==> flow/design.v <==
module s_sat_13_12 #(
    parameter   WIN  = 13,
    parameter   WOUT = 12
)(
    input  signed     [WIN-1:0]  din,
    output reg signed [WOUT-1:0] dout
);
always  @(*) begin
    if ((din[WIN-1] == 1'b1) && (din[WIN-2:WOUT-1] != { {WIN-WOUT}{1'b1} })) begin
        dout = {1'b1,{{WOUT-1}{1'b0}}};
    end
    else if ((din[WIN-1] == 1'b0) && (din[WIN-2:WOUT-1] != { {WIN-WOUT}{1'b0} })) begin
        dout = {1'b0,{{WOUT-1}{1'b1}}};
    end
    else begin
        dout = din[WOUT-1:0];
    end
end
endmodule
module s_sat_22_12 #(
    parameter   WIN  = 22,
    parameter   WOUT = 12
)(
    input  signed     [WIN-1:0]  din,
    output reg signed [WOUT-1:0] dout
);
always  @(*) begin
    if ((din[WIN-1] == 1'b1) && (din[WIN-2:WIN-3] != { 2{1'b1} })) begin
        dout = {1'b1,{{WOUT-1}{1'b0}}};
    end
    else if ((din[WIN-1] == 1'b0) && (din[WIN-2:WIN-3] != { 2{1'b0} })) begin
        dout = {1'b0,{{WOUT-1}{1'b1}}};
    end
    else begin
        dout = din[19:8];
    end
end
endmodule
module butterfly #(
    parameter WD = 12
)(
    input  signed [WD-1:0] din_a_re,
    input  signed [WD-1:0] din_a_im,
    input  signed [WD-1:0] din_b_re,
    input  signed [WD-1:0] din_b_im,
    output signed [WD-1:0] dout_a_re,
    output signed [WD-1:0] dout_a_im,
    output signed [WD-1:0] dout_b_re,
    output signed [WD-1:0] dout_b_im
);
    wire signed [WD:0] add_re, add_im, sub_re, sub_im;
    assign add_re = din_a_re + din_b_re;
    assign add_im = din_a_im + din_b_im;
    assign sub_re = din_a_re - din_b_re;
    assign sub_im = din_a_im - din_b_im;
    s_sat_13_12 sa0 (
        .din(add_re),
        .dout(dout_a_re)
    );
    s_sat_13_12 sa1 (
        .din(add_im),
        .dout(dout_a_im)
    );
    s_sat_13_12 sa2 (
        .din(sub_re),
        .dout(dout_b_re)
    );
    s_sat_13_12 sa3 (
        .din(sub_im),
        .dout(dout_b_im)
    );
endmodule
module tf_multi #(
    parameter WD   = 12,
    parameter WNRD = 9
)(
    input  signed [WD-1:0]   din_re,
    input  signed [WD-1:0]   din_im,
    input  signed [WNRD-1:0] wnr_re,
    input  signed [WNRD-1:0] wnr_im,
    output signed [WD-1:0]   dout_re,
    output signed [WD-1:0]   dout_im
);
    wire signed [WD+WNRD-1:0] m0, m1, m2, m3;
    assign m0 = din_re * wnr_re;
    assign m1 = din_im * wnr_im;
    assign m2 = din_re * wnr_im;
    assign m3 = din_im * wnr_re;
    wire signed [WD+WNRD:0] s0, s1;
    assign s0 = m0 - m1;     
    assign s1 = m2 + m3;     
    s_sat_22_12 sat0
    (
        .din(s0),
        .dout(dout_re)
    );
    s_sat_22_12 sat1
    (
        .din(s1),
        .dout(dout_im)
    );
endmodule
module fft_16 #(
    parameter WD = 12,
    parameter WNRD = 9
)(
    input                  clk,
    input                  rst_n,
    input                  en,
    input  signed [WD-1:0] sin_re,
    input  signed [WD-1:0] sin_im,
    output signed [WD-1:0] sout_re,
    output signed [WD-1:0] sout_im
);
    localparam W16_1_RE = 9'b011101100;
    localparam W16_1_IM = 9'b110011110;
    localparam W16_2_RE = 9'b010110101;
    localparam W16_2_IM = 9'b101001010;
    localparam W16_3_RE = 9'b001100001;
    localparam W16_3_IM = 9'b100010011;
    localparam W16_4_RE = 9'b000000000;
    localparam W16_4_IM = 9'b100000000;
    localparam W16_5_RE = 9'b110011110;
    localparam W16_5_IM = 9'b100010011;
    localparam W16_6_RE = 9'b101001010;
    localparam W16_6_IM = 9'b101001010;
    localparam W16_7_RE = 9'b100010011;
    localparam W16_7_IM = 9'b110011110;
    reg [3:0] count;
    reg  signed [WNRD-1:0] w1_re, w1_im, w2_re, w2_im;
    wire signed [WNRD-1:0] w3_re, w3_im;
    reg  signed [WD-1:0] d1_re [0:7];
    reg  signed [WD-1:0] d1_im [0:7];
    wire signed [WD-1:0] bf1_a_re;
    wire signed [WD-1:0] bf1_a_im;
    wire signed [WD-1:0] bf1_b_re;
    wire signed [WD-1:0] bf1_b_im;
    wire signed [WD-1:0] mux1_a_re;
    wire signed [WD-1:0] mux1_a_im;
    wire signed [WD-1:0] mux1_b_re;
    wire signed [WD-1:0] mux1_b_im;
    wire signed [WD-1:0] tf1_re;
    wire signed [WD-1:0] tf1_im;
    wire signed [WD-1:0] mux1_out_re;
    wire signed [WD-1:0] mux1_out_im;
    reg signed  [WD-1:0] stage1_out_re;
    reg signed  [WD-1:0] stage1_out_im;
    reg  signed [WD-1:0] d2_re [0:3];
    reg  signed [WD-1:0] d2_im [0:3];
    wire signed [WD-1:0] bf2_a_re;
    wire signed [WD-1:0] bf2_a_im;
    wire signed [WD-1:0] bf2_b_re;
    wire signed [WD-1:0] bf2_b_im;
    wire signed [WD-1:0] mux2_a_re;
    wire signed [WD-1:0] mux2_a_im;
    wire signed [WD-1:0] mux2_b_re;
    wire signed [WD-1:0] mux2_b_im;
    wire signed [WD-1:0] tf2_re;
    wire signed [WD-1:0] tf2_im;
    wire signed [WD-1:0] mux2_out_re;
    wire signed [WD-1:0] mux2_out_im;
    reg signed  [WD-1:0] stage2_out_re;
    reg signed  [WD-1:0] stage2_out_im;
    reg  signed [WD-1:0] d3_re [0:1];
    reg  signed [WD-1:0] d3_im [0:1];
    wire signed [WD-1:0] bf3_a_re;
    wire signed [WD-1:0] bf3_a_im;
    wire signed [WD-1:0] bf3_b_re;
    wire signed [WD-1:0] bf3_b_im;
    wire signed [WD-1:0] mux3_a_re;
    wire signed [WD-1:0] mux3_a_im;
    wire signed [WD-1:0] mux3_b_re;
    wire signed [WD-1:0] mux3_b_im;
    wire signed [WD-1:0] tf3_re;
    wire signed [WD-1:0] tf3_im;
    wire signed [WD-1:0] mux3_out_re;
    wire signed [WD-1:0] mux3_out_im;
    reg signed  [WD-1:0] stage3_out_re;
    reg signed  [WD-1:0] stage3_out_im;
    reg  signed [WD-1:0] d4_re;
    reg  signed [WD-1:0] d4_im;
    wire signed [WD-1:0] bf4_a_re;
    wire signed [WD-1:0] bf4_a_im;
    wire signed [WD-1:0] bf4_b_re;
    wire signed [WD-1:0] bf4_b_im;
    wire signed [WD-1:0] mux4_a_re;
    wire signed [WD-1:0] mux4_a_im;
    wire signed [WD-1:0] mux4_b_re;
    wire signed [WD-1:0] mux4_b_im;
    reg signed  [WD-1:0] stage4_out_re;
    reg signed  [WD-1:0] stage4_out_im;
    always @(posedge clk) begin
        if (!rst_n)
            count <= 4'd0;
        else if (en)
            count <= count + 1'b1;
        else
            count <= 4'd0;
    end
    assign mux1_a_re = (count[3])? bf1_a_re : d1_re[7];
    assign mux1_a_im = (count[3])? bf1_a_im : d1_im[7];
    assign mux1_b_re = (count[3])? bf1_b_re : sin_re;
    assign mux1_b_im = (count[3])? bf1_b_im : sin_im;
    assign mux1_out_re = ((count > 4'd0) & (count < 4'd8))? tf1_re : mux1_a_re;      
    assign mux1_out_im = ((count > 4'd0) & (count < 4'd8))? tf1_im : mux1_a_im;
    always @(*) begin
        w1_re <= W16_1_RE;
        w1_im <= W16_1_IM;
        case(count)
            4'd2: begin
                w1_re <= W16_2_RE;
                w1_im <= W16_2_IM;
            end
            4'd3: begin
                w1_re <= W16_3_RE;
                w1_im <= W16_3_IM;
            end
            4'd4: begin
                w1_re <= W16_4_RE;
                w1_im <= W16_4_IM;
            end
            4'd5: begin
                w1_re <= W16_5_RE;
                w1_im <= W16_5_IM;
            end
            4'd6: begin
                w1_re <= W16_6_RE;
                w1_im <= W16_6_IM;
            end
            4'd7: begin
                w1_re <= W16_7_RE;
                w1_im <= W16_7_IM;
            end
            default: begin
                w1_re <= W16_1_RE;
                w1_im <= W16_1_IM;
            end
        endcase
    end
    assign mux2_a_re = ((count == 0) | (count > 12) | (count > 4 & count < 9))? bf2_a_re : d2_re[3];
    assign mux2_a_im = ((count == 0) | (count > 12) | (count > 4 & count < 9))? bf2_a_im : d2_im[3];
    assign mux2_b_re = ((count == 0) | (count > 12) | (count > 4 & count < 9))? bf2_b_re : stage1_out_re;
    assign mux2_b_im = ((count == 0) | (count > 12) | (count > 4 & count < 9))? bf2_b_im : stage1_out_im;
    assign mux2_out_re = ((count > 1 & count < 5) | (count > 9 & count < 13))? tf2_re : mux2_a_re;
    assign mux2_out_im = ((count > 1 & count < 5) | (count > 9 & count < 13))? tf2_im : mux2_a_im;
    always @(*) begin
        w2_re <= W16_2_RE;
        w2_im <= W16_2_IM;
        case(count)
            4'd3: begin
                w2_re <= W16_4_RE;
                w2_im <= W16_4_IM;
            end
            4'd4: begin
                w2_re <= W16_6_RE;
                w2_im <= W16_6_IM;
            end
            4'd11: begin
                w2_re <= W16_4_RE;
                w2_im <= W16_4_IM;
            end
            4'd12: begin
                w2_re <= W16_6_RE;
                w2_im <= W16_6_IM;
            end
            default: begin
                w2_re <= W16_2_RE;
                w2_im <= W16_2_IM;
            end
        endcase
    end
    assign mux3_a_re = (~count[1])?
                        bf3_a_re : d3_re[1];
    assign mux3_a_im = (~count[1])?
                        bf3_a_im : d3_im[1];
    assign mux3_b_re = (~count[1])?
                        bf3_b_re : stage2_out_re;
    assign mux3_b_im = (~count[1])?
                        bf3_b_im : stage2_out_im;
    assign mux3_out_re = ((count==3) | (count==7) | (count==11) | (count==15))? tf3_re : mux3_a_re;
    assign mux3_out_im = ((count==3) | (count==7) | (count==11) | (count==15))? tf3_im : mux3_a_im;
    assign w3_re = W16_4_RE;
    assign w3_im = W16_4_IM;
    assign mux4_a_re = (~count[0])? bf4_a_re : d4_re;
    assign mux4_a_im = (~count[0])? bf4_a_im : d4_im;
    assign mux4_b_re = (~count[0])? bf4_b_re : stage3_out_re;
    assign mux4_b_im = (~count[0])? bf4_b_im : stage3_out_im;
    always @(posedge clk) begin
        if (!rst_n) begin
            d1_re[0] <= 12'd0;
            d1_im[0] <= 12'd0;
            d1_re[1] <= 12'd0;
            d1_im[1] <= 12'd0;
            d1_re[2] <= 12'd0;
            d1_im[2] <= 12'd0;
            d1_re[3] <= 12'd0;
            d1_im[3] <= 12'd0;
            d1_re[4] <= 12'd0;
            d1_im[4] <= 12'd0;
            d1_re[5] <= 12'd0;
            d1_im[5] <= 12'd0;
            d1_re[6] <= 12'd0;
            d1_im[6] <= 12'd0;
            d1_re[7] <= 12'd0;
            d1_im[7] <= 12'd0;
        end
        else begin
            d1_re[0] <= mux1_b_re;
            d1_im[0] <= mux1_b_im;
            d1_re[1] <= d1_re[0];
            d1_im[1] <= d1_im[0];
            d1_re[2] <= d1_re[1];
            d1_im[2] <= d1_im[1];
            d1_re[3] <= d1_re[2];
            d1_im[3] <= d1_im[2];
            d1_re[4] <= d1_re[3];
            d1_im[4] <= d1_im[3];
            d1_re[5] <= d1_re[4];
            d1_im[5] <= d1_im[4];
            d1_re[6] <= d1_re[5];
            d1_im[6] <= d1_im[5];
            d1_re[7] <= d1_re[6];
            d1_im[7] <= d1_im[6];
        end
    end
    butterfly bf1
    (
    .din_a_re   (d1_re[7]),
    .din_a_im   (d1_im[7]),
    .din_b_re   (sin_re),
    .din_b_im   (sin_im),
    .dout_a_re  (bf1_a_re),
    .dout_a_im  (bf1_a_im),
    .dout_b_re  (bf1_b_re),
    .dout_b_im  (bf1_b_im)
    );
    tf_multi tf1
    (
    .din_re     (mux1_a_re),
    .din_im     (mux1_a_im),
    .wnr_re     (w1_re),
    .wnr_im     (w1_im),
    .dout_re    (tf1_re),
    .dout_im    (tf1_im)
    );
    always @(posedge clk) begin
        if (!rst_n) begin
            stage1_out_re <= 12'd0;
            stage1_out_im <= 12'd0;
        end
        else begin
            stage1_out_re <= mux1_out_re;
            stage1_out_im <= mux1_out_im;
        end
    end
    always @(posedge clk) begin
        if (!rst_n) begin
            d2_re[0] <= 12'd0;
            d2_im[0] <= 12'd0;
            d2_re[1] <= 12'd0;
            d2_im[1] <= 12'd0;
            d2_re[2] <= 12'd0;
            d2_im[2] <= 12'd0;
            d2_re[3] <= 12'd0;
            d2_im[3] <= 12'd0;
        end
        else begin
            d2_re[0] <= mux2_b_re;
            d2_im[0] <= mux2_b_im;
            d2_re[1] <= d2_re[0];
            d2_im[1] <= d2_im[0];
            d2_re[2] <= d2_re[1];
            d2_im[2] <= d2_im[1];
            d2_re[3] <= d2_re[2];
            d2_im[3] <= d2_im[2];
        end
    end
    butterfly bf2
    (
    .din_a_re   (d2_re[3]),
    .din_a_im   (d2_im[3]),
    .din_b_re   (stage1_out_re),
    .din_b_im   (stage1_out_im),
    .dout_a_re  (bf2_a_re),
    .dout_a_im  (bf2_a_im),
    .dout_b_re  (bf2_b_re),
    .dout_b_im  (bf2_b_im)
    );
    tf_multi tf2
    (
    .din_re     (mux2_a_re),
    .din_im     (mux2_a_im),
    .wnr_re     (w2_re),
    .wnr_im     (w2_im),
    .dout_re    (tf2_re),
    .dout_im    (tf2_im)
    );
    always @(posedge clk) begin
        if (!rst_n) begin
            stage2_out_re <= 12'd0;
            stage2_out_im <= 12'd0;
        end
        else begin
            stage2_out_re <= mux2_out_re;
            stage2_out_im <= mux2_out_im;
        end
    end
    always @(posedge clk) begin
        if (!rst_n) begin
            d3_re[0] <= 12'd0;
            d3_im[0] <= 12'd0;
            d3_re[1] <= 12'd0;
            d3_im[1] <= 12'd0;
        end
        else begin
            d3_re[0] <= mux3_b_re;
            d3_im[0] <= mux3_b_im;
            d3_re[1] <= d3_re[0];
            d3_im[1] <= d3_im[0];
        end
    end
    butterfly bf3
    (
    .din_a_re   (d3_re[1]),
    .din_a_im   (d3_im[1]),
    .din_b_re   (stage2_out_re),
    .din_b_im   (stage2_out_im),
    .dout_a_re  (bf3_a_re),
    .dout_a_im  (bf3_a_im),
    .dout_b_re  (bf3_b_re),
    .dout_b_im  (bf3_b_im)
    );
    tf_multi tf3
    (
    .din_re     (mux3_a_re),
    .din_im     (mux3_a_im),
    .wnr_re     (w3_re),
    .wnr_im     (w3_im),
    .dout_re    (tf3_re),
    .dout_im    (tf3_im)
    );
    always @(posedge clk) begin
        if (!rst_n) begin
            stage3_out_re <= 12'd0;
            stage3_out_im <= 12'd0;
        end
        else begin
            stage3_out_re <= mux3_out_re;
            stage3_out_im <= mux3_out_im;
        end
    end
    always @(posedge clk) begin
        if (!rst_n) begin
            d4_re <= 12'd0;
            d4_im <= 12'd0;
        end
        else begin
            d4_re <= mux4_b_re;
            d4_im <= mux4_b_im;
        end
    end
    butterfly bf4
    (
    .din_a_re   (d4_re),
    .din_a_im   (d4_im),
    .din_b_re   (stage3_out_re),
    .din_b_im   (stage3_out_im),
    .dout_a_re  (bf4_a_re),
    .dout_a_im  (bf4_a_im),
    .dout_b_re  (bf4_b_re),
    .dout_b_im  (bf4_b_im)
    );
    always @(posedge clk) begin
        if (!rst_n) begin
            stage4_out_re <= 12'd0;
            stage4_out_im <= 12'd0;
        end
        else begin
            stage4_out_re <= mux4_a_re;
            stage4_out_im <= mux4_a_im;
        end
    end
    assign sout_re = stage4_out_re;
    assign sout_im = stage4_out_im;
endmodule
* Tool chain data of fft_16 *
Tool output for the design above, in the order of the flow.
Line numbers count from 1 in the design file above.
Operators: Yosys type, input widths -> output width; for muxes data width and select width s.
Cell names lack the library's common part.
The mark n/a stands for no value.

inputs
  design top = fft_16
  clock input = clk
  cell library = sky130hd
  timing corner = tt_025C_1v80

* Elaborated design *
Source: Yosys, flattened and elaborated. Widths are those after wreduce. Registers that Yosys merges into a memory's read port (data or address) are not register bits. Print and check cells do not count. Equal cells are merged and count once.

word-level totals
  input port bits = 27
  register bits = 460

cells by class
  multipliers = 8
  muxes and demuxes = 70
  reductions and logical operators = 56
  bitwise operators = 48
  equal/unequal tests = 15
  $add $sub $neg = 24
  magnitude comparators = 9

operators by type and width
  cell                   count
  $mul 12x9->21          8
  $mux 12                66
  $add 12x12->13         8
  $sub 12x12->13         8
  $pmux 9 s6             1
  $logic_and 1x1->1      44
  $add 21x21->22         2
  $sub 21x21->22         2
  $not 1->1              38
  $neg 12->13            2
  $pmux 8 s3             1
  $sub 1x21->22 const A  1
  $pmux 9 s2             1
  $eq 4x3->1 const B     4
  $ne 2x2->1 const B     6
  $reduce_bool 2->1      6
  $lt 4x4->1 const B     3
  $eq 4x4->1 const B     3
  $reduce_or 2->1        4
  $gt 4x1->1 const B     2
  $eq 4x2->1 const B     2
  $gt 4x4->1 const B     2
  $mux 7                 1
  $or 1x1->1             6
  $and 1x1->1            4
  $add 4x1->4 const B    1
  $gt 4x3->1 const B     1
  $lt 4x3->1 const B     1

Other operator kinds: 2; their cells: 2.

* Depth *
Longest topological path by Yosys (ltp), each cell counted once; first at word level (registers and memories cut), then after technology mapping (sequential cells cut; the memories' decode and read muxes count).

depth
  depth in word-level cells = 13
  ABC_AREA = 0
  mapped depth = 42
  mapped depth without buffers = 41

* Netlist *
Source: synth_stat.txt of the flow (Yosys; design flattened, memories mapped). It holds for the ABC_AREA given above (unset counts as 0); a run with the other value may have another netlist.
The area totals of this step are shown rounded.

cells by type
  cell      count  total area (um^2)
  fa_1      718    1.44E+04
  dfxtp_1   460    9.21E+03
  ha_1      575    7194.4
  inv_1     1058   3.97E+03
  a21oi_1   364    1.82E+03
  and2_1    284    1.78E+03
  xnor2_1   191    1.67E+03
  nor2_1    442    1.66E+03
  o21ai_0   273    1366.31
  nand2_1   267    1E+03
  clkbuf_1  213    799.517
  nand2b_1  95     594.32
  xor2_1    61     534.262
  maj3_1    49     490.47
  a221oi_1  53     464.195
  a211oi_1  46     345.331
  o22ai_1   49     306.544
  o21bai_1  40     300.288

Not listed: further types 79, cells in them 538.

synthesis totals
  mapped flip-flops = 460
  area of sequential cells = 9200 um^2
  mapped cells = 5776
  synthesis area = 52000 um^2

By module: a second synthesis without flattening, with its own total; a netlist apart from the flattened one above.

unflattened totals
  cell total of the unflattened synthesis = 8882
  area total of the unflattened synthesis = 81000 um^2

Each row is one instance without its submodules.

modules
  module       sequential area (um^2)  times used  cells  area (um^2)
  tf_multi     0.0                     3           1815   17000
  fft_16       9200                    1           1553   16000
  butterfly    0.0                     4           351    2500
  s_sat_13_12  0.0                     16          15     150
  s_sat_22_12  0.0                     6           40     250

* Worst setup path after synthesis *
Path of least setup slack by OpenSTA after synthesis, without wires, with an ideal clock, recovery checks aside; 20% of the period is set as input and as output delay. Where synthesis merged equal registers, the netlist keeps one of their names.

path after synthesis
  path type = input-to-reg
  start point = input port sin_re[0]
  end point = register stage1_out_im[10]
  buffers on the path = 2
  delay of the path = 9.025 ns
  period = 11.0 ns
  stages = 38
  required time = 10.924 ns
  arrival = 11.149 ns
  slack = -0.225 ns
  input delay = 2.200 ns
  synthesis period reached = 11.225 ns

"delay of the path" = arrival - input delay + setup time.
"stages" counts driving pins, that of a launching flip-flop among them; a cell with two outputs on the path counts twice.
"synthesis period reached" is the clock period less the worst setup slack; recovery checks do not enter. This is arithmetic on one report: input and output delays are still those of the set period (20% each).
Between the ends stands the longest chain of elaborated cells between them, by number of cells; it is not shown to be the way that was timed. Of several equally long chains one is given.
Each line given opens the expression or statement behind the cell; cells for indexed reads and writes are added by Yosys, which also makes memories of some case tables.

between the ends, after synthesis
  path through = ha_1 fa_1 nand2b_1 a21oi_1 o21ai_0 a21oi_1 o21ai_0 a21oi_1 or3_1 a21oi_1 or2_2 a22oi_1 maj3_1 mux2i_1 clkbuf_1 nor2_1 fa_1 fa_1 [... 2 more ...] fa_1 inv_1 fa_1 fa_1 inv_1 fa_1 inv_1 ha_1 o41a_1 a31o_2 a21o_1 a31o_2 a21oi_1 xnor2_1 a21oi_1 or2_2 clkbuf_1 o22ai_1
  cells in the longest elaborated chain = 13
  elaborated cells between the ends (all ways) = 18
  RTL lines with such cells = 9
  classes of those cells = add/sub (2); mul (1); eq/ne (1); mux (6); logic (3); reduce/logical (5)

ends and longest elaborated chain, after synthesis
  element             line  RTL
  start: declaration  110   input  signed [WD-1:0] sin_re,
  $add 12x12->13      52    assign add_re = din_a_re + din_b_re;
  $not 1->1           12    else if ((din[WIN-1] == 1'b0) && (din[WIN-2:WOUT-1] != { {WIN-WOUT}{1'b0} })) begin
  $logic_and 1x1->1   12
  $mux 12             12
  $mux 12             9     if ((din[WIN-1] == 1'b1) && (din[WIN-2:WOUT-1] != { {WIN-WOUT}{1'b1} })) begin
  $mux 12             200   assign mux1_a_re = (count[3])? bf1_a_re : d1_re[7];
  $mul 12x9->21       87    assign m2 = din_re * wnr_im;
  $add 21x21->22      91    assign s1 = m2 + m3;
  $not 1->1           31    else if ((din[WIN-1] == 1'b0) && (din[WIN-2:WIN-3] != { 2{1'b0} })) begin
  $logic_and 1x1->1   31
  $mux 12             31
  $mux 12             28    if ((din[WIN-1] == 1'b1) && (din[WIN-2:WIN-3] != { 2{1'b1} })) begin
  $mux 12             205   assign mux1_out_im = ((count > 4'd0) & (count < 4'd8))? tf1_im : mux1_a_im;
  end: assignment     349   stage1_out_im <= 12'd0;
  end: assignment     353   stage1_out_im <= mux1_out_im;
  end: declaration    147   reg signed  [WD-1:0] stage1_out_im;

* Path in the finished layout *
Path of least setup slack in the final report of entry B (OpenROAD, finished layout, wires in). Where an end is a register, its clock arrival counts in the times.

path post-layout
  path type = input-to-reg
  start point = input port sin_re[0]
  end point = register stage1_out_re[6]
  input delay = 2.14 ns
  period = 10.7 ns
  required time = 11.24 ns
  slack = 0.25 ns
  arrival = 10.99 ns
  stages = 42
  buffers on the path = 6

Between the ends stands the longest chain of elaborated cells between them, by number of cells; it is not shown to be the way that was timed. Of several equally long chains one is given.

between the ends, post-layout
  path through = clkbuf_2 ha_4 fa_2 nand2b_1 a21oi_2 o21ai_2 a21oi_2 o21ai_2 a21oi_2 or3_4 a21oi_4 or2_4 a22oi_2 buf_6 buf_4 a21oi_4 a2bb2oi_4 buf_6 [... 6 more ...] fa_1 fa_1 fa_1 inv_2 fa_1 inv_1 ha_2 a21o_1 nand2_1 inv_2 or4b_4 o2111ai_4 nand3_4 buf_4 a311oi_4 buf_4 nor2_2 o22ai_1
  cells in the longest elaborated chain = 13
  elaborated cells between the ends (all ways) = 18
  RTL lines with such cells = 9
  classes of those cells = add/sub (2); mul (1); eq/ne (1); mux (6); logic (3); reduce/logical (5)

ends and longest elaborated chain, post-layout
  element             line  RTL
  start: declaration  110   input  signed [WD-1:0] sin_re,
  $add 12x12->13      52    assign add_re = din_a_re + din_b_re;
  $not 1->1           12    else if ((din[WIN-1] == 1'b0) && (din[WIN-2:WOUT-1] != { {WIN-WOUT}{1'b0} })) begin
  $logic_and 1x1->1   12
  $mux 12             12
  $mux 12             9     if ((din[WIN-1] == 1'b1) && (din[WIN-2:WOUT-1] != { {WIN-WOUT}{1'b1} })) begin
  $mux 12             200   assign mux1_a_re = (count[3])? bf1_a_re : d1_re[7];
  $mul 12x9->21       85    assign m0 = din_re * wnr_re;
  $sub 21x21->22      90    assign s0 = m0 - m1;
  $not 1->1           31    else if ((din[WIN-1] == 1'b0) && (din[WIN-2:WIN-3] != { 2{1'b0} })) begin
  $logic_and 1x1->1   31
  $mux 12             31
  $mux 12             28    if ((din[WIN-1] == 1'b1) && (din[WIN-2:WIN-3] != { 2{1'b1} })) begin
  $mux 12             204   assign mux1_out_re = ((count > 4'd0) & (count < 4'd8))? tf1_re : mux1_a_re;
  end: assignment     348   stage1_out_re <= 12'd0;
  end: assignment     352   stage1_out_re <= mux1_out_re;
  end: declaration    146   reg signed  [WD-1:0] stage1_out_re;

Appendix: measured runs

Design fft_16 on sky130hd. What follows are 4 stored runs of the flow, each under its own settings; their order means nothing. The constraints put input and output delay at 20% of the set period each and load the outputs with 0.01 pF.
"period achieved": clock period set for the run, less the worst setup slack. It is reckoned from that one timing run; input and output delays stay at 20% of the period that was set.
"critical setup path time" is the time allowed to the run's worst setup path (the clock period less input and output delay, where it has them) less its slack. Clock arrival times count: a late capture clock shortens it, a late launch clock lengthens it.
Values from the reports are rounded here.
Among the settings, - means not set for that run.
A result given as - is not shown for that run.

name                                       entry A  entry B       entry C       entry D
ABC_AREA                                   1        -             1             1
CAP_MARGIN                                 10       20            20            20
CELL_PAD_IN_SITES_DETAIL_PLACEMENT         2        -             0             2
CELL_PAD_IN_SITES_GLOBAL_PLACEMENT         0        -             1             1
CORE_ASPECT_RATIO                          1.35     -             -             1.35
CORE_MARGIN                                5        2             5             5
CORE_UTILIZATION                           46       40            46            46
GPL_ROUTABILITY_DRIVEN                     0        -             0             0
HOLD_SLACK_MARGIN                          0.12     -             0.12          0.12
MIN_ROUTING_LAYER                          met2     -             met2          met2
PLACE_DENSITY                              0.82     -             -             -
SETUP_SLACK_MARGIN                         -0.02    -             -0.02         -0.02
SLEW_MARGIN                                5        20            15            15
TNS_END_PERCENT                            70       -             -             45
period_ns                                  12.0     10.7          9.92          9.92
PLACE_DENSITY_LB_ADDON                     -        -             0.09          0.09
utilization after routing                  -        0.47          0.53          -
period achieved (ns)                       -        10.451        9.540         -
worst hold slack in the final report (ns)  -        0.39          0.37          -
worst setup slack after layout (ns)        -        0.25          0.38          -
critical setup path time (ns)              -        8.31          7.56          -
kind of the worst setup path               -        input-to-reg  input-to-reg  -
overall die area (um^2)                    -        130000        120000        -
standard-cell area after layout (um^2)     -        60000         60000         -
total negative slack on setup checks (ns)  -        0.000         0.000         -
Yosys chip area after synthesis (um^2)     -        52000         53000         -

Entry A: stopped before the end: placement reported DPL-0033
Entry D: stopped before the end: placement reported DPL-0033
